==> flow/design.v <==
module	DFF(
	clk,
	rstn,
	D,
	Q
);
parameter	datawidth=14;
input	wire	clk;
input	wire	rstn;
input	wire[datawidth-1:0]	D;
output	reg[datawidth-1:0]	Q;
always@(posedge clk or negedge rstn)
begin
	if(~rstn)	Q<='d0;
	else	Q<=D;
end
endmodule
module posedge_detection (
   input  clk,
   input  rstn,
   input  in,
   output out
);
reg r_data_in0;
reg r_data_in1;
assign out = ~r_data_in0 & r_data_in1;
always@(posedge clk or negedge rstn)
begin
	if (!rstn)
	begin
		r_data_in0 <= 0;
		r_data_in1 <= 0;
	end
	else
	begin
		r_data_in0 <= r_data_in1;
		r_data_in1 <= in;
	end
end
endmodule
module shift_9 #(parameter data_width = 14)(
    input [data_width-1:0] din,
	input rstn,clk,
	output wire [data_width-1:0] dout
	);
	reg [data_width-1:0] t0,t1,t2,t3,t4,t5,t6;
	reg [data_width-1:0] t7,t8;
	always@(posedge clk or negedge rstn)
	begin
	  if(~rstn) begin
	    t0 <= 0; t1 <= 0; t2 <= 0; t3 <= 0; t4 <= 0;
	    t5 <= 0; t6 <= 0; t7 <= 0; t8 <= 0;end
	  else begin
	    t0 <= din;
	    t1 <= t0; t2 <= t1; t3 <= t2; t4 <= t3;
	    t5 <= t4; t6 <= t5; t7 <= t6; t8 <= t7;
	  end
	end
	assign dout = t8;
endmodule
module mod_add(
	in1,
	in2,
	_p,
	out
);
input	wire	[14-1:0]	in1;
input	wire	[14-1:0]	in2;
input	wire	[14-1:0]	_p;
output	wire	[14-1:0]	out;
wire	[14:0]	s1;
assign 	s1={1'b0,in1}+{1'b0,in2};
wire	[14:0]	s2;
assign	s2=s1+{1'b0,_p};
assign	out=s2[14]?s2[0+:14]:s1[0+:14];
endmodule
module mod_sub(
	in1,
	in2,
	p,
	out
);
input	wire	[14-1:0]	in1;
input	wire	[14-1:0]	in2;
input	wire	[14-1:0]	p;
output	wire	[14-1:0]	out;
wire	[14:0]	s1;
assign	s1={1'b0,in1}-{1'b0,in2};
wire	[14:0]	s2;
assign	s2={1'b0,p}+s1;
assign	out=s1[14]?s2[0+:14]:s1[0+:14];
endmodule
module old_km(
	input	clk,
	input	rstn,
	input	[14-1:0]in1,
	input	[14-1:0]in2,
	output	[14-1:0]out_L,
	output	[14-1:0]out_H
);
wire	[14/2-1:0]	in1_H;
wire	[14/2-1:0]	in1_L;
assign	in1_H = in1[14/2+:14/2];
assign	in1_L = in1[0+:14/2];
wire	[14/2-1:0]	in2_H;
wire	[14/2-1:0]	in2_L;
assign	in2_H = in2[14/2+:14/2];
assign	in2_L = in2[0+:14/2];
wire	[14-1:0]	p0_D;	 
wire	[14-1:0]	p1_D;	 
wire	[14-1:0]	p0_Q;	 
wire	[14-1:0]	p1_Q;	 
assign	p0_D=in1_L*in2_L;
assign	p1_D=in1_H*in2_H;
DFF #(.datawidth(14)) dff_p0(.clk(clk), .rstn(rstn), .D(p0_D), .Q(p0_Q));
DFF #(.datawidth(14)) dff_p1(.clk(clk), .rstn(rstn), .D(p1_D), .Q(p1_Q));
wire	[2*14-1:0]	p01_D;	 
wire	[2*14-1:0]	p01_Q;	 
assign	p01_D=(in1_L+in1_H)*(in2_L+in2_H);
DFF #(.datawidth(2*14)) dff_p01(.clk(clk), .rstn(rstn), .D(p01_D), .Q(p01_Q));
wire	[2*14-1:0]	s1_D;	 
wire	[2*14-1:0]	s2_D;	 
wire	[2*14-1:0]	s1_Q;	 
wire	[2*14-1:0]	s2_Q;	 
wire	[2*14-1:0]	out;
assign	s1_D={p1_Q,p0_Q};
assign	s2_D=(p01_Q+(~p1_Q+1'b1)+(~p0_Q+1'b1))<<(14/2);
DFF #(.datawidth(2*14)) dff_s1(.clk(clk), .rstn(rstn), .D(s1_D), .Q(s1_Q));
DFF #(.datawidth(2*14)) dff_s2(.clk(clk), .rstn(rstn), .D(s2_D), .Q(s2_Q));
assign	out=s1_Q+s2_Q;
assign	out_L=out[0+:14];
assign	out_H=out[14+:14];
endmodule
module km_mm(
	input	clk,
	input	rstn,
	input	[14-1:0]in1,
	input	[14-1:0]in2,
	input	[14-1:0]mu,
	input	[14-1:0]p,
	input	[14-1:0]_p,
	output	[14-1:0]out
);
wire	[14-1:0]	mu_Q;
wire	[14-1:0]	mu_QQ;
DFF #(.datawidth(14)) dff_mu1(.clk(clk), .rstn(rstn), .D(mu), .Q(mu_Q));
DFF #(.datawidth(14)) dff_mu2(.clk(clk), .rstn(rstn), .D(mu_Q), .Q(mu_QQ));
wire	[14-1:0]	p_Q;
wire	[14-1:0]	p_QQ;
wire	[14-1:0]	p_QQQ;
wire	[14-1:0]	p_QQQQ;
DFF #(.datawidth(14)) dff_p1(.clk(clk), .rstn(rstn), .D(p), .Q(p_Q));
DFF #(.datawidth(14)) dff_p2(.clk(clk), .rstn(rstn), .D(p_Q), .Q(p_QQ));
DFF #(.datawidth(14)) dff_p3(.clk(clk), .rstn(rstn), .D(p_QQ), .Q(p_QQQ));
DFF #(.datawidth(14)) dff_p4(.clk(clk), .rstn(rstn), .D(p_QQQ), .Q(p_QQQQ));
wire	[14-1:0]	_p_Q;
wire	[14-1:0]	_p_QQ;
wire	[14-1:0]	_p_QQQ;
wire	[14-1:0]	_p_QQQQ;
wire	[14-1:0]	_p_QQQQQ;
wire	[14-1:0]	_p_QQQQQQ;
DFF #(.datawidth(14)) dff__p1(.clk(clk), .rstn(rstn), .D(_p), .Q(_p_Q));
DFF #(.datawidth(14)) dff__p2(.clk(clk), .rstn(rstn), .D(_p_Q), .Q(_p_QQ));
DFF #(.datawidth(14)) dff__p3(.clk(clk), .rstn(rstn), .D(_p_QQ), .Q(_p_QQQ));
DFF #(.datawidth(14)) dff__p4(.clk(clk), .rstn(rstn), .D(_p_QQQ), .Q(_p_QQQQ));
DFF #(.datawidth(14)) dff__p5(.clk(clk), .rstn(rstn), .D(_p_QQQQ), .Q(_p_QQQQQ));
DFF #(.datawidth(14)) dff__p6(.clk(clk), .rstn(rstn), .D(_p_QQQQQ), .Q(_p_QQQQQQ));
wire	[14-1:0]	T_L;
wire	[14-1:0]	T_H_D;
wire	[14-1:0]	T_H_Q;
wire	[14-1:0]	T_H_QQ;
wire	[14-1:0]	T_H_QQQ;
wire	[14-1:0]	T_H_QQQQ;
DFF #(.datawidth(14)) dff_T_H1(.clk(clk), .rstn(rstn), .D(T_H_D), .Q(T_H_Q));
DFF #(.datawidth(14)) dff_T_H2(.clk(clk), .rstn(rstn), .D(T_H_Q), .Q(T_H_QQ));
DFF #(.datawidth(14)) dff_T_H3(.clk(clk), .rstn(rstn), .D(T_H_QQ), .Q(T_H_QQQ));
DFF #(.datawidth(14)) dff_T_H4(.clk(clk), .rstn(rstn), .D(T_H_QQQ), .Q(T_H_QQQQ));
wire	[14-1:0]	c;
wire	[14-1:0]	tmp;
wire	carry_D;
wire	carry_Q;
wire	carry_QQ;
wire	carry_QQQ;
wire	carry_QQQQ;
assign	carry_D=(|T_L);
DFF #(.datawidth(14)) dff_carry1(.clk(clk), .rstn(rstn), .D(carry_D), .Q(carry_Q));
DFF #(.datawidth(14)) dff_carry2(.clk(clk), .rstn(rstn), .D(carry_Q), .Q(carry_QQ));
DFF #(.datawidth(14)) dff_carry3(.clk(clk), .rstn(rstn), .D(carry_QQ), .Q(carry_QQQ));DFF #(.datawidth(14)) dff_carry4(.clk(clk), .rstn(rstn), .D(carry_QQQ), .Q(carry_QQQQ));
old_km old_km1(
	.clk(clk),
	.rstn(rstn),
	.in1(in1),
	.in2(in2),
	.out_L(T_L),
	.out_H(T_H_D)
);
old_km old_km2(
	.clk(clk),
	.rstn(rstn),
	.in1(T_L),
	.in2(mu_QQ),
	.out_L(c),
	.out_H()
);
old_km old_km3(
	.clk(clk),
	.rstn(rstn),
	.in1(c),
	.in2(p_QQQQ),
	.out_L(),
	.out_H(tmp)
);
mod_add ma(
	.in1(T_H_QQQQ+carry_QQQQ),
	.in2(tmp),
	._p(_p_QQQQQQ),
	.out(out)
);
endmodule
module bfu_v1(	
    input	clk,
	input	rstn,
	input	[14-1:0]in1,
	input	[14-1:0]in2,
	input	[14-1:0]gamma,	 
	input	op,
	input	[14-1:0]p,
	input	[14-1:0]_p,
	input	[14-1:0]mu,		 
	output	[14-1:0]out1,
	output	[14-1:0]out2
);
wire    [14-1:0]mux_mm1_in1_D;
wire    [14-1:0]mux_mm1_in1_Q;
wire    [14-1:0]mm1_out_D;
wire    [14-1:0]mm1_out_Q;
wire    [14-1:0]ms1_out;
assign  mux_mm1_in1_D = op?ms1_out:in2;
DFF #(.datawidth(14)) dff_muxmm1in1_1(.clk(clk), .rstn(rstn), .D(mux_mm1_in1_D), .Q(mux_mm1_in1_Q));
wire    [14-1:0]gamma_Q;
DFF #(.datawidth(14)) dff_gamma_1(.clk(clk), .rstn(rstn), .D(gamma), .Q(gamma_Q));
km_mm	mm1(.clk(clk), .rstn(rstn), .in1(mux_mm1_in1_Q), .in2(gamma_Q), .mu(mu), .p(p), ._p(_p), .out(mm1_out_D));
DFF #(.datawidth(14)) dff_mm1out_1(.clk(clk), .rstn(rstn), .D(mm1_out_D), .Q(mm1_out_Q));
wire    [14-1:0]in1_Q;
wire    [14-1:0]in1_QQ;
wire    [14-1:0]in1_QQQ;
wire    [14-1:0]in1_QQQQ;
wire    [14-1:0]in1_QQQQQ;
wire    [14-1:0]in1_QQQQQQ;
wire    [14-1:0]in1_QQQQQQQ;
wire    [14-1:0]in1_QQQQQQQQ;
DFF #(.datawidth(14)) dff_in1_1(.clk(clk), .rstn(rstn), .D(in1),            .Q(in1_Q));
DFF #(.datawidth(14)) dff_in1_2(.clk(clk), .rstn(rstn), .D(in1_Q),          .Q(in1_QQ));
DFF #(.datawidth(14)) dff_in1_3(.clk(clk), .rstn(rstn), .D(in1_QQ),         .Q(in1_QQQ));
DFF #(.datawidth(14)) dff_in1_4(.clk(clk), .rstn(rstn), .D(in1_QQQ),        .Q(in1_QQQQ));
DFF #(.datawidth(14)) dff_in1_5(.clk(clk), .rstn(rstn), .D(in1_QQQQ),       .Q(in1_QQQQQ));
DFF #(.datawidth(14)) dff_in1_6(.clk(clk), .rstn(rstn), .D(in1_QQQQQ),      .Q(in1_QQQQQQ));
DFF #(.datawidth(14)) dff_in1_7(.clk(clk), .rstn(rstn), .D(in1_QQQQQQ),     .Q(in1_QQQQQQQ));
DFF #(.datawidth(14)) dff_in1_8(.clk(clk), .rstn(rstn), .D(in1_QQQQQQQ),    .Q(in1_QQQQQQQQ));
wire    [14-1:0]in2_Q;
wire    [14-1:0]in2_QQ;
wire    [14-1:0]in2_QQQ;
wire    [14-1:0]in2_QQQQ;
wire    [14-1:0]in2_QQQQQ;
wire    [14-1:0]in2_QQQQQQ;
wire    [14-1:0]in2_QQQQQQQ;
wire    [14-1:0]in2_QQQQQQQQ;
DFF #(.datawidth(14)) dff_in2_1(.clk(clk), .rstn(rstn), .D(in2),            .Q(in2_Q));
DFF #(.datawidth(14)) dff_in2_2(.clk(clk), .rstn(rstn), .D(in2_Q),          .Q(in2_QQ));
DFF #(.datawidth(14)) dff_in2_3(.clk(clk), .rstn(rstn), .D(in2_QQ),         .Q(in2_QQQ));
DFF #(.datawidth(14)) dff_in2_4(.clk(clk), .rstn(rstn), .D(in2_QQQ),        .Q(in2_QQQQ));
DFF #(.datawidth(14)) dff_in2_5(.clk(clk), .rstn(rstn), .D(in2_QQQQ),       .Q(in2_QQQQQ));
DFF #(.datawidth(14)) dff_in2_6(.clk(clk), .rstn(rstn), .D(in2_QQQQQ),      .Q(in2_QQQQQQ));
DFF #(.datawidth(14)) dff_in2_7(.clk(clk), .rstn(rstn), .D(in2_QQQQQQ),     .Q(in2_QQQQQQQ));
DFF #(.datawidth(14)) dff_in2_8(.clk(clk), .rstn(rstn), .D(in2_QQQQQQQ),    .Q(in2_QQQQQQQQ));
wire    [14-1:0]mux_ma1_in2;
wire    [14-1:0]ma1_out;
assign  mux_ma1_in2 = op?in2_QQQQQQQQ:mm1_out_Q;
mod_add ma1(.in1(in1_QQQQQQQQ), .in2(mux_ma1_in2), ._p(_p), .out(ma1_out));
wire    [14-1:0]mux_ms1_in1;
wire    [14-1:0]mux_ms1_in2;
assign  mux_ms1_in1 = op?in2:in1_QQQQQQQQ;
assign  mux_ms1_in2 = op?in1:mm1_out_Q;
mod_sub ms1(.in1(mux_ms1_in1), .in2(mux_ms1_in2), .p(p), .out(ms1_out));
assign  out1 = ma1_out;
assign  out2 = op?mm1_out_Q:ms1_out;
endmodule
module ntt_bfu
(
    input                   clk,
    input                   rstn,
    input  [14-1:0] in1,
    input  [14-1:0] in2,
    input  [14-1:0] gamma,
    input                   op,
    output [14-1:0] out1,
    output [14-1:0] out2
);
bfu_v1 bfu1(.clk(clk), .rstn(rstn), .in1(in1), .in2(in2),
            .gamma(gamma), .op(op), .p('d12289), ._p('d1073729535), .mu('d922759167),
            .out1(out1), .out2(out2));
endmodule
=== Tool chain data of ntt_bfu ===
Tool output for the design above, in the order of the flow.
Line numbers count from 1 in the design file above.
Library cell names are shortened.
The mark n/a stands for no value.

* Design top: ntt_bfu
* Clock port: clk
* Standard-cell library: sky130hd
* Library corner: tt_025C_1v80

=== Word-level counts ===
Yosys after proc, flatten, opt, wreduce and memory -nomap, before mapping. Enables and synchronous resets that opt folds into registers are not counted as muxes. Memory bits, and registers merged into a memory's read port (data or address), are not among the register bits. Print and check cells are not counted.

* Reduce/logical cells: 1
* $add $sub $neg: 28
* $mul: 9
* Bitwise operators: 6
* Muxes and demuxes: 8

{| class="wikitable"
|+ Operators with widths
! cell !! number
|-
| 7-bit by 7-bit multiplier with 14-bit output || 3
|-
| 8-bit by 8-bit multiplier with 16-bit output || 2
|-
| 14-bit 2-to-1 mux || 8
|-
| 21-bit by 1-bit adder with 21-bit output (second input constant) || 4
|-
| 21-bit adder || 4
|-
| 8-bit by 8-bit multiplier with 7-bit output || 1
|-
| 14-bit NOT with 21-bit output || 3
|-
| 28-bit adder || 2
|-
| 7-bit by 7-bit multiplier with 7-bit output || 1
|-
| 7-bit by 7-bit adder with 8-bit output || 5
|-
| 14-bit by 14-bit adder with 15-bit output || 2
|-
| 8-bit NOT with 21-bit output || 1
|-
| 7-bit by 2-bit multiplier with 9-bit output || 1
|-
| 14-bit by 14-bit subtractor with 15-bit output || 1
|-
| 15-bit by 12-bit adder with 15-bit output || 1
|-
| 15-bit by 12-bit adder with 15-bit output (second input constant) || 1
|-
| 14-bit by 1-bit adder with 14-bit output || 1
|-
| 14-bit adder || 1
|-
| 14-bit adder (first input constant) || 1
|-
| 14-bit OR reduction || 1
|-
| 7-bit by 1-bit adder with 7-bit output (second input constant) || 2
|-
| 7-bit adder || 2
|-
| 7-bit NOT || 2
|-
| 1-bit by 7-bit adder with 8-bit output || 1
|-
| 7-bit by 1-bit multiplier with 8-bit output || 1
|}

* Register bits: 567
* Input port bits: 45

=== Longest topological paths ===
Longest topological path by Yosys (ltp), each cell counted once; first at word level (registers and memories cut), then after technology mapping (sequential cells cut; the memories' decode and read muxes count).

* Depth in word-level cells: 5
* ABC_AREA: 0
* Depth in mapped cells: 27
* Depth with buffers taken out: 27

=== Synthesis result ===
Yosys stat after the flow's synthesis: flattened, memories mapped to cells. It holds for the ABC_AREA given above (unset counts as 0); a run with the other value may have another netlist.

* Mapped cells: 2681
* Flip-flops: 528
* Buffers: 25
* Synthesis area: 0.0303441 mm2

{| class="wikitable"
|+ Cell types
! cell !! number !! total area (um2)
|-
| dfrtp_1 || 528 || 1.32E+04
|-
| ha_1 || 381 || 4.77E+03
|-
| fa_1 || 148 || 2.96E+03
|-
| xnor2_1 || 163 || 1.43E+03
|-
| inv_1 || 349 || 1.31E+03
|-
| a21oi_1 || 133 || 665.638
|-
| nor2_1 || 172 || 645.619
|-
| xor2_1 || 65 || 569.296
|-
| nand2_1 || 141 || 529.258
|-
| and2_1 || 72 || 450.432
|-
| mux2_2 || 33 || 371.606
|-
| a21o_1 || 48 || 360.346
|-
| o21bai_1 || 42 || 315.302
|-
| o21ai_0 || 58 || 290.278
|-
| mux2i_1 || 24 || 240.23
|-
| o21a_1 || 27 || 202.694
|-
| nor3_1 || 40 || 200.192
|-
| nor2b_1 || 21 || 131.376
|}

Not listed: further types 48, cells in them 236.
The figures by module come from a second, unflattened synthesis with its own total; it is not the netlist above.

* Cells (unflattened synthesis): 4624
* Area total of the unflattened synthesis: 0.0523865 mm2

Each row is one instance without its submodules.

{| class="wikitable"
|+ By module
! module !! times used !! area (mm2) !! cells
|-
| old_km || 3 || 0.008119 || 1017
|-
| DFF #(datawidth=14) || 45 || 0.0003503 || 14
|-
| DFF #(datawidth=28) || 9 || 0.0007007 || 28
|-
| mod_add || 2 || 0.0015064 || 186
|-
| mod_sub || 1 || 0.0014439 || 195
|-
| bfu_v1 || 1 || 0.0012024 || 78
|-
| km_mm || 1 || 0.0002915 || 44
|-
| ntt_bfu || 1 || 0.0000075 || 2
|}

=== Timing after synthesis ===
Path of least setup slack by OpenSTA after synthesis, without wires, with an ideal clock, recovery checks aside; 20% of the period is set as input and as output delay. Where synthesis merged equal registers, the netlist keeps one of their names.

* Path type: input to output
* Start point: input op
* End point: output out1[10]
* Stages: 15
* Buffers on the path: 2
* Data required time: 5200 ps
* Delay of the path: 3669 ps
* External input delay: 1300 ps
* Arrival time: 4969 ps
* Period: 6500 ps
* External output delay: 1300 ps
* Path slack: 231 ps
* Synthesis period reached: 6269 ps

"delay of the path" is the arrival time less input delay plus setup time.
A path that ends at an output port has no setup time.
"stages" counts driving pins, that of a launching flip-flop among them; a cell with two outputs on the path counts twice.
"synthesis period reached" is the clock period less the worst setup slack; recovery checks do not enter. This is arithmetic on one report: input and output delays are still those of the set period (20% each).
The rows between start and end are the longest chain of elaborated cells between them; the timing report does not say that the signal goes this way. Where chains are equally long, one stands for them.
Each line given opens the expression or statement behind the cell; cells for indexed reads and writes are added by Yosys, which also makes memories of some case tables.

* Cells stage by stage: clkbuf_1 -> clkbuf_1 -> nand2b_1 -> nand2_1 -> ha_1 -> fa_1 -> a211oi_1 -> o21ai_1 -> a221o_1 -> a21o_1 -> xor2_1 -> o311ai_2 -> xor2_2 -> or4_1 -> xor2_1
* Length of the longest elaborated chain: 4

{| class="wikitable"
|+ RTL lines, path after synthesis
! element !! RTL line !! text
|-
| start, declared || 295 || <nowiki>input                   op,</nowiki>
|-
| 14-bit 2-to-1 mux || 278 || <nowiki>assign  mux_ma1_in2 = op?in2_QQQQQQQQ:mm1_out_Q;</nowiki>
|-
| 14-bit by 14-bit adder with 15-bit output || 72 || <nowiki>assign s1={1'b0,in1}+{1'b0,in2};</nowiki>
|-
| 15-bit by 12-bit adder with 15-bit output || 74 || <nowiki>assign s2=s1+{1'b0,_p};</nowiki>
|-
| 14-bit 2-to-1 mux || 75 || <nowiki>assign out=s2[14]?s2[0+:14]:s1[0+:14];</nowiki>
|-
| end, declared || 296 || <nowiki>output [14-1:0] out1,</nowiki>
|}

=== Worst path after layout ===
Path of least setup slack in the final report of flow run A (OpenROAD, finished layout, wires in). Where an end is a register, its clock arrival counts in the times.
The report prints the path's times to 10 ps; the period is as set.

* Path type: register to register
* Start point: register bfu1.dff_gamma_1.Q[0]
* End point: register bfu1.mm1.old_km1.dff_p01.Q[15]
* Period: 3550 ps
* Stages: 25
* Arrival time: 6050 ps
* Buffers on the path: 3
* Data required time: 4050 ps
* Path slack: -2000 ps
* Setup time: 110 ps

The rows between start and end are the longest chain of elaborated cells between them; the timing report does not say that the signal goes this way. Where chains are equally long, one stands for them.

* Cells stage by stage: dfrtp_1 -> ha_2 -> inv_2 -> fa_2 -> inv_2 -> a21oi_2 -> o21bai_1 -> buf_4 -> buf_4 -> xnor2_4 -> buf_4 -> nor2_1 -> fa_1 -> fa_2 -> fa_1 -> inv_1 -> fa_1 -> inv_1 -> ha_1 -> o21ai_1 -> nand2b_1 -> a21o_1 -> a41o_1 -> o41a_1 -> xnor2_1
* Length of the longest elaborated chain: 2

{| class="wikitable"
|+ RTL lines, path post-layout
! element !! RTL line !! text
|-
| start, declared || 11 || <nowiki>output reg[datawidth-1:0] Q;</nowiki>
|-
| start, assigned || 14 || <nowiki>if(~rstn) Q<='d0;</nowiki>
|-
| start, assigned || 15 || <nowiki>else Q<=D;</nowiki>
|-
| 7-bit by 7-bit adder with 8-bit output || 119 || <nowiki>assign p01_D=(in1_L+in1_H)*(in2_L+in2_H);</nowiki>
|-
| 8-bit by 8-bit multiplier with 16-bit output || 119 ||
|-
| end, assigned || 14 ||
|-
| end, assigned || 15 ||
|-
| end, declared || 11 ||
|}

==> results <==
Top module ntt_bfu; platform sky130hd; tools Yosys and OpenROAD; 4 stored runs in no particular order. Input and output delays are each 20% of the period that was set; the output load is 0.01 pF.
"reached clock period" means the clock period less the worst setup slack. The figure is calculated, with input and output delays left at 20% of the set period.
"critical setup path time" = time allowed to the worst setup path (clock period - input delay - output delay, where it has them) - its slack; a late launch clock adds to it, a late capture clock takes from it.
"critical setup path time" is known to 10 ps.

=== Flow run A ===
{| class="wikitable"
! Setting !! Value
|-
| CORE_UTILIZATION || 60
|-
| CTS_CLUSTER_DIAMETER || 159
|-
| PLACE_DENSITY_LB_ADDON || 0.24
|-
| SETUP_SLACK_MARGIN || 0.35
|-
| SLEW_MARGIN || 10
|-
| period_ns || 3.55
|-
| CAP_MARGIN || 20
|-
| CORE_MARGIN || 2
|-
! Result !! Value
|-
| Setup slack of the worst path || -1997 ps
|-
| Utilization in the final report || 0.851
|-
| Total negative setup slack || -97784 ps
|-
| Chip area in the Yosys report || 0.0303441 mm2
|-
| Critical setup path time || 5550 ps
|-
| Kind of the worst setup path || register to register
|-
| Reached clock period || 5547 ps
|-
| Area of the die || 0.0523883 mm2
|}

=== Flow run B ===
{| class="wikitable"
! Setting !! Value
|-
| ABC_AREA || 1
|-
| CAP_MARGIN || 10
|-
| CELL_PAD_IN_SITES_DETAIL_PLACEMENT || 1
|-
| CELL_PAD_IN_SITES_GLOBAL_PLACEMENT || 0
|-
| CORE_UTILIZATION || 68
|-
| CTS_CLUSTER_DIAMETER || 195
|-
| CTS_CLUSTER_SIZE || 90
|-
| GPL_ROUTABILITY_DRIVEN || 0
|-
| GPL_TIMING_DRIVEN || 0
|-
| MAX_ROUTING_LAYER || met4
|-
| MIN_ROUTING_LAYER || met1
|-
| PLACE_DENSITY_LB_ADDON || 0.1
|-
| SETUP_SLACK_MARGIN || 0.23
|-
| SLEW_MARGIN || 0
|-
| TNS_END_PERCENT || 60
|-
| period_ns || 5.93
|-
| CORE_MARGIN || 2
|}
Incomplete, placement halted on DPL-0033.

=== Flow run C ===
{| class="wikitable"
! Setting !! Value
|-
| ABC_AREA || 1
|-
| CELL_PAD_IN_SITES_DETAIL_PLACEMENT || 0
|-
| CORE_MARGIN || 7
|-
| CORE_UTILIZATION || 66
|-
| CTS_CLUSTER_DIAMETER || 123
|-
| CTS_CLUSTER_SIZE || 27
|-
| GPL_ROUTABILITY_DRIVEN || 1
|-
| MAX_ROUTING_LAYER || met5
|-
| PLACE_DENSITY || 0.4
|-
| SETUP_SLACK_MARGIN || -0.23
|-
| period_ns || 7.42
|-
| CAP_MARGIN || 20
|-
| SLEW_MARGIN || 20
|-
! Result !! Value
|-
| Utilization in the final report || 0.717
|-
| Total negative setup slack || 0 ps
|-
| Setup slack of the worst path || 776 ps
|-
| Critical setup path time || 3680 ps
|-
| Kind of the worst setup path || input to output
|-
| Chip area in the Yosys report || 0.0313864 mm2
|-
| Area of the die || 0.0538565 mm2
|-
| Reached clock period || 6644 ps
|}

=== Flow run D ===
{| class="wikitable"
! Setting !! Value
|-
| CELL_PAD_IN_SITES_GLOBAL_PLACEMENT || 2
|-
| CORE_ASPECT_RATIO || 0.71
|-
| CORE_UTILIZATION || 40
|-
| PLACE_DENSITY || 0.6
|-
| TNS_END_PERCENT || 75
|-
| period_ns || 6.5
|-
| CAP_MARGIN || 20
|-
| CORE_MARGIN || 2
|-
| SLEW_MARGIN || 20
|-
! Result !! Value
|-
| Critical setup path time || 3770 ps
|-
| Kind of the worst setup path || input to output
|-
| Area of the die || 0.0781118 mm2
|-
| Chip area in the Yosys report || 0.0303441 mm2
|-
| Utilization in the final report || 0.468
|-
| Setup slack of the worst path || 125 ps
|-
| Reached clock period || 6375 ps
|-
| Total negative setup slack || 0 ps
|}
